==> flow/design.v <==
module alu (
  input [32-1:0] a, b, 
  input [2:0] s, 
  input ext,addcom,
  output [32-1:0] y );
  wire [4:0] shamt;
  wire signed [31:0] sa, sb, sy, slt;
  wire [31:0] sltu;
  wire [31:0] yy;
  assign sa = $signed(a);
  assign sb = $signed(b);
  assign shamt = b[4:0];
  assign sy = sa >>> shamt;
  assign sltu = a <b ? 1:0;
  assign slt = sa <sb ? 1:0;
  assign y = addcom ?  a+b: yy;
  assign yy = s==3'b000 & ext ? a-b:
  			 s==3'b000 & ~ext ? a+b:
             s==3'b100 ? a ^ b:
             s==3'b110 ? a | b:
             s==3'b111 ? a & b:
             s==3'b010 ? slt:
             s==3'b011 ? sltu:
             s==3'b001 ? a << shamt:
             s==3'b101 & ~ext ? a >> shamt:
             s==3'b101 & ext ? sy: 0;
endmodule
module rfile (
 input clk,
 input [5-1:0] a1, a2, a3,
 output [32-1:0] rd1, rd2,
 input [32-1:0] wd3,
 input we3);
	reg [32-1:0] rf[0:32-1];
	assign rd1 = |a1 == 0 ? 0: rf[a1];
	assign rd2 = |a2 == 0 ? 0: rf[a2];
	always @(negedge clk) 
		if(we3) rf[a3] <= wd3;
endmodule
module rv32i (
    input clk,
    rst_n,
    input [32-1:0] instr,
    input [32-1:0] readdata,
    output reg [32-1:0] pc,
    output [32-1:0] adrdata,
    output [32-1:0] writedata,
    output we,
    output ecall
);
  reg [32-1:0] pcplus4D;
  wire [32-1:0] pcplus4;
  reg [32-1:0] pcBranchMissed;
  reg [32-1:0] instrD;
  wire stall;
  wire btakenD;
  wire bra_op;
  assign pcplus4 = pc + 4;
  wire pre_bra_op;
  wire [32-1:0] pcbranch;
  wire branchMiss;
  reg [1:0] bra_history[0:31];
  wire [4:0] bra_history_address;
  reg [4:0] bra_history_addressD;
  wire [12:0] imm_bF;
  wire [2:0] funct3F;
  wire [6:0] funct7F;
  wire [7-1:0] opcodeF;
  wire [5-1:0] rs1F, rs2F, rdF;
  wire [19:0] sextF;
  assign {funct7F, rs2F, rs1F, funct3F, rdF, opcodeF} = instr;
  assign sextF = {20{instr[31]}};
  assign imm_bF = {funct7F[6], rdF[0], funct7F[5:0], rdF[4:1], 1'b0};
  assign pre_bra_op = (opcodeF == 7'b1100011);
  assign pcbranch = pcplus4 + {sextF[18:0], imm_bF};
  assign bra_history_address = pc[6:2];
  wire bra_history_now;
  assign bra_history_now = bra_history[bra_history_address][1];
  always @(posedge clk or negedge rst_n) begin
    if (!rst_n) instrD <= 0;
    else if (!stall & branchMiss & bra_op) instrD <= 32'b0000000000000000000000000_0110011;
    else if (!stall) instrD <= instr;
  end
  integer i;
  always @(posedge clk or negedge rst_n) begin
    if (!rst_n) begin
      pc <= 0;
      pcBranchMissed <= 0;
      bra_history_addressD <= 0;
    end else if (!stall & branchMiss & bra_op) pc <= pcBranchMissed;
    else if (!stall & pre_bra_op & bra_history_now) begin
      pc <= pcbranch;
      pcBranchMissed <= pcplus4;
      bra_history_addressD <= bra_history_address;
    end else if (!stall & pre_bra_op & !bra_history_now) begin
      pc <= pcplus4;
      pcBranchMissed <= pcbranch;
      bra_history_addressD <= bra_history_address;
    end else if (!stall & branchMiss & bra_op) pc <= pcBranchMissed;
    else if (!stall) pc <= pcplus4;
  end
  always @(posedge clk or negedge rst_n) begin
    if (!rst_n) begin
      for (i = 0; i < 32; i = i + 1) begin
        bra_history[i] <= 2'b10;
      end
    end else if (!stall & bra_op & btakenD & bra_history[bra_history_addressD] != 2'b11)
      bra_history[bra_history_addressD] <= bra_history[bra_history_addressD] + 1;
    else if (!stall & bra_op & !btakenD & bra_history[bra_history_addressD] != 2'b00)
      bra_history[bra_history_addressD] <= bra_history[bra_history_addressD] - 1;
  end
  wire addcom;
  wire [2:0] funct3;
  wire [6:0] funct7;
  wire [5-1:0] rs1, rs2, rd;
  wire [32-1:0] reg1, reg2, reg1f, reg2f;
  wire [7-1:0] opcode;
  wire [ 5-1:0] shamt;
  wire [7-1:0] func;
  wire [11:0] imm_i, imm_s;
  wire [12:0] imm_b;
  wire [20:0] imm_j, imm_u;
  wire rwe;
  wire alu_op, imm_op;
  wire sw_op, beq_op, bne_op, blt_op, bge_op, bltu_op, bgeu_op, lw_op;
  wire slt_op, ecall_op;
  wire lui_op;
  wire ext;
  wire signed [31:0] sreg1, sreg2;
  wire [19:0] sext;
  wire [32-1:0] imm;
  reg [32-1:0] immE, reg1E, reg2E;
  wire [32-1:0] resultdata;
  reg [5-1:0] rdE, rdW;
  reg [2:0] funct3E;
  reg extE, sw_opE, lw_opE, lw_opM, lui_opE, ecall_opE, rweE, rweM, addcomE;
  reg [5-1:0] rdM;
  reg rweW, alu_opE;
  reg [5-1:0] rs1E, rs2E;
  wire lwstall, branchstall;
  reg [32-1:0] resultM;
  assign sreg1 = $signed(reg1f);
  assign sreg2 = $signed(reg2f);
  assign {funct7, rs2, rs1, funct3, rd, opcode} = instrD;
  assign sext = {20{instrD[31]}};
  assign imm_i = {funct7, rs2};
  assign imm_s = {funct7, rd};
  assign imm_b = {funct7[6], rd[0], funct7[5:0], rd[4:1], 1'b0};
  assign imm_j = {instrD[31], instrD[19:12], instrD[20], instrD[30:21], 1'b0};
  assign imm_u = instrD[31:12];
  assign sw_op = (opcode == 7'b0100011) & (funct3 == 3'b010);
  assign lw_op = (opcode == 7'b0000011) & (funct3 == 3'b010);
  assign alu_op = (opcode == 7'b0110011);
  assign imm_op = (opcode == 7'b0010011);
  assign bra_op = (opcode == 7'b1100011);
  assign lui_op = (opcode == 7'b0110111);
  assign beq_op = bra_op & (funct3 == 3'b000);
  assign bne_op = bra_op & (funct3 == 3'b001);
  assign blt_op = bra_op & (funct3 == 3'b100);
  assign bge_op = bra_op & (funct3 == 3'b101);
  assign bltu_op = bra_op & (funct3 == 3'b110);
  assign bgeu_op = bra_op & (funct3 == 3'b111);
  assign ecall_op = (opcode == 7'b1110011) & (funct3 == 3'b000);
  assign ext = alu_op & funct7[5];
  assign imm = imm_op | lw_op ? {sext, imm_i}:
				sw_op ? {sext, imm_s}:
	      lui_op ? {imm_u,12'b0}: {sext[10:0], imm_j};
  assign rwe = lw_op | alu_op | imm_op | lui_op;
  assign addcom = (lw_op | sw_op);
  rfile rfile_1 (
      .clk(clk),
      .rd1(reg1),
      .a1 (rs1),
      .rd2(reg2),
      .a2 (rs2),
      .wd3(resultdata),
      .a3 (rdW),
      .we3(rweW)
  );
  assign lwstall = ((rs1 == rdE) | ((rs2 == rdE) & !imm_op)) & lw_opE;
  assign branchstall =  (bra_op & rweE & (rs1 == rdE | rs2 == rdE)) |
      (bra_op & lw_opM & (rs1 == rdM | rs2 == rdM));
  assign stall = lwstall | branchstall;
  assign branchMiss = btakenD != bra_history[bra_history_addressD][1];
  assign reg1f = (rs1 != 0) & (rs1 == rdM) & rweM ? resultM : reg1;
  assign reg2f = (rs2 != 0) & (rs2 == rdM) & rweM ? resultM : reg2;
  assign btakenD = beq_op & (reg1f == reg2f) | bne_op & (reg1f != reg2f) |
		blt_op & (sreg1<sreg2)  | bge_op & (sreg1>=sreg2)  |
		bltu_op & (reg1f<reg2f)  | bgeu_op & (reg1f>=reg2f);
  always @(posedge clk or negedge rst_n) begin
    if (!rst_n) begin
      reg1E <= 0;
      reg2E <= 0;
      rdE <= 0;
      rs1E <= 0;
      rs2E <= 0;
      funct3E <= 0;
      sw_opE <= 0;
      lw_opE <= 0;
      ecall_opE <= 0;
      lui_opE <= 0;
      alu_opE <= 0;
      rweE <= 0;
      addcomE <= 0;
      extE <= 0;
      immE <= 0;
    end else if (stall) begin
      sw_opE <= 0;
      rweE   <= 0;
      lw_opE <= 0;
    end else begin
      reg1E <= reg1f;
      reg2E <= reg2f;
      rdE <= rd;
      rs1E <= rs1;
      rs2E <= rs2;
      funct3E <= funct3;
      sw_opE <= sw_op;
      lw_opE <= lw_op;
      ecall_opE <= ecall_op;
      lui_opE <= lui_op;
      alu_opE <= alu_op;
      rweE <= rwe;
      addcomE <= addcom;
      extE <= ext;
      immE <= imm;
    end
  end
  wire [32-1:0] srca, srcb, alub, result, aluresult;
  reg [32-1:0] alubM;
  reg sw_opM, ecall_opM;
  wire [32-1:0] fdata;
  reg  [32-1:0] fdataW;
  assign result = lui_opE ? immE : aluresult;
  assign srca = rweM & rs1E!=0 & rdM == rs1E ? resultM:
				rweW & rs1E!=0 & rdW == rs1E ? fdataW: reg1E;
  assign srcb = alu_opE ? alub : immE;
  assign alub = rweM & rs2E!=0 & rdM == rs2E ? resultM:
				rweW & rs2E!=0 & rdW == rs2E ? fdataW: reg2E;
  alu alu_1 (
      .a(srca),
      .b(srcb),
      .s(funct3E),
      .ext(extE),
      .addcom(addcomE),
      .y(aluresult)
  );
  always @(posedge clk or negedge rst_n) begin
    if (!rst_n) begin
      resultM <= 0;
      alubM <= 0;
      rdM <= 0;
      rweM <= 0;
      sw_opM <= 0;
      lw_opM <= 0;
      ecall_opM <= 0;
    end else begin
      resultM <= result;
      alubM <= alub;
      rdM <= rdE;
      rweM <= rweE;
      sw_opM <= sw_opE;
      lw_opM <= lw_opE;
      ecall_opM <= ecall_opE;
    end
  end
  reg lw_opW, ecall_opW;
  reg [32-1:0] resultW;
  reg [32-1:0] readdataW;
  assign we = sw_opM;
  assign adrdata = resultM;
  assign writedata = alubM;
  assign fdata = lw_opM ? readdata : resultM;
  always @(posedge clk or negedge rst_n) begin
    if (!rst_n) begin
      lw_opW <= 0;
      ecall_opW <= 0;
      rdW <= 0;
      rweW <= 0;
      fdataW <= 0;
      resultW <= 0;
      readdataW <= 0;
    end else begin
      lw_opW <= lw_opM;
      ecall_opW <= ecall_opM;
      rdW <= rdM;
      rweW <= rweM;
      readdataW <= readdata;
      fdataW <= fdata;
      resultW <= resultM;
    end
  end
  assign ecall = ecall_opW;
  assign resultdata = lw_opW ? readdataW : resultW;
endmodule
# From RTL to reports: rv32i
# What the tools print for rv32i, step after step.
# Lines are those of the file above, counted from 1.
# The mark - stands for no value.
# setup
top	rv32i
clock_port	clk
lib	sky130hd
pvt_corner	tt_025C_1v80

# Elaborated design
# Yosys after proc, flatten, opt, wreduce and memory -nomap, before mapping. Print and check cells are not counted.
# Yosys's memory passes give these memory sizes; they may raise the number of words (mostly to a power of two), join words into wider ones and drop unused or constant bits.
# bits
register_bits	464
ramBits	1024
n_memories	1
elab_cells	476
# classes
addsub	6
cmp	6
equal	97
shift	3
n_mux	178
n_logic	68
n_reduce_logical	52
# mem_list
memory	size	width	rd	write_ports	line	source
rfile_1.rf	32	32	2	1	34	reg [32-1:0] rf[0:32-1];
# op_table
cell	n
two-way mux 32 bit	32
two-way mux 2 bit	132
== test 5 bit with constant B	32
less-than comparator 32 bit	4
parallel mux 2 bit (select 32 bit)	2
two-way mux 31 bit	3
== test 5 x 4 -> 1 bit with constant B	16
AND reduction 2 bit	33
adder 32 bit	2
greater-or-equal comparator 32 bit	2
logical NOT 32 bit	2
bitwise AND 1 bit	48
== test 5 x 3 -> 1 bit with constant B	8
== test 5 bit	8
adder 32 x 3 -> 32 bit with constant B	1
subtractor 32 bit	1
== test 32 bit	1
!= test 32 bit	1
bitwise AND 32 bit	1
OR 32 bit	1
XOR 32 bit	1
<< shifter 32 x 5 -> 32 bit	1
right shift 32 x 5 -> 32 bit	1
>>> shifter 32 x 5 -> 32 bit	1
== test 3 bit with constant B	8
== test 7 x 6 -> 1 bit with constant B	3
== test 7 bit with constant B	3
== test 5 x 2 -> 1 bit with constant B	4
# Other operator kinds: 20; their cells: 58.

# Longest topological paths
# Longest topological path by Yosys (ltp), each cell counted once; first at word level (registers and memories cut), then after technology mapping (sequential cells cut; the memories' decode and read muxes count).
# depth
word_depth	22
ABC_AREA	0
depth_mapped	23
mapped_depth_nobuf	20

# Netlist
# The flow's flattened synthesis, as Yosys stat reports it; memories are mapped. The netlist is that of the ABC_AREA named above (0 if unset); the other value can give another one.
# mapped
mapped_cells	6193
synth_area_um2	81475.6
sequential_area_um2	42400.7
flip_flops	1488
n_buf	475
# types
cell_type	n	area_total_um2
sky130_fd_sc_hd__edfxtp_1	1024	3.07E+04
sky130_fd_sc_hd__mux4_2	624	1.41E+04
sky130_fd_sc_hd__dfrtp_1	432	1.08E+04
sky130_fd_sc_hd__nand2_1	582	2.18E+03
sky130_fd_sc_hd__ha_1	166	2.08E+03
sky130_fd_sc_hd__mux2_2	181	2.04E+03
sky130_fd_sc_hd__mux2i_1	192	1.92E+03
sky130_fd_sc_hd__o21ai_0	315	1.58E+03
sky130_fd_sc_hd__a21oi_1	281	1.41E+03
sky130_fd_sc_hd__clkbuf_1	356	1.34E+03
sky130_fd_sc_hd__nor2_1	315	1.18E+03
sky130_fd_sc_hd__dfstp_2	32	840.806
sky130_fd_sc_hd__xnor2_1	90	788.256
sky130_fd_sc_hd__nor3_1	138	690.662
sky130_fd_sc_hd__a211oi_1	87	653.126
sky130_fd_sc_hd__o31ai_1	82	615.59
sky130_fd_sc_hd__a31oi_1	94	588.064
sky130_fd_sc_hd__nand3_1	117	585.562
# Not listed: further types 77, cells in them 1085.
# By module: a second synthesis without flattening, with its own total; a netlist apart from the flattened one above.
# hier_totals
hier_cells	6406
area_unflattened_um2	82191.3
# Rows give one instance, submodules left out.
# by_module
module	instances	cells	mod_area_um2	seq_area_um2
rfile	1	2542	47658.2	30749.5
rv32i	1	2532	24976.5	11651.2
alu	1	1332	9556.7	0.0

# 4 stored runs of rv32i in the flow (synthesis by Yosys, layout by OpenROAD, sky130hd cells), in arbitrary order. Constraints: input delay and output delay 20% of the set period each, output load 0.01 pF.
# By "final_power_mw" is meant OpenSTA's value without simulated activity: inputs other than the clock are taken to toggle once in ten clock periods, and the tool carries that through the logic.
# Among the settings, - means not set for that run.
# Among the results, - means that no value is shown for the run.
name,run 1,run 2,run 3,run 4
CAP_MARGIN,40,40,20,20
CORE_UTILIZATION,68,49,40,40
SLEW_MARGIN,40,0,20,0
period_ns,11.4,9.07,11.5,6.92
CORE_MARGIN,2,2,2,7
GPL_TIMING_DRIVEN,-,0,-,0
PLACE_DENSITY_LB_ADDON,-,0.01,-,0.19
TNS_END_PERCENT,-,70,-,80
CELL_PAD_IN_SITES_GLOBAL_PLACEMENT,-,-,3,3
CORE_ASPECT_RATIO,-,-,1.23,1.24
MAX_ROUTING_LAYER,-,-,met4,met4
ABC_AREA,-,-,-,1
CELL_PAD_IN_SITES_DETAIL_PLACEMENT,-,-,-,1
HOLD_SLACK_MARGIN,-,-,-,0.02
MIN_ROUTING_LAYER,-,-,-,met2
finalUtil_frac,-,0.617,0.48,-
final_power_mw,-,22.355,17.156,-
die_um2,-,169555.0,207334.0,-
setup_worst_slack_ns,-,-0.992,0.213,-
stdcell_area_um2,-,101805.0,97244.5,-
setup_tns_ns,-,-140.464,0.000,-
synthArea_um2,-,81475.6,81475.6,-
fin_hold_ws_ns,-,0.347,0.352,-
# Run 1: no results, routing failed with GRT-0116
# Run 4: no results, routing failed with GRT-0116
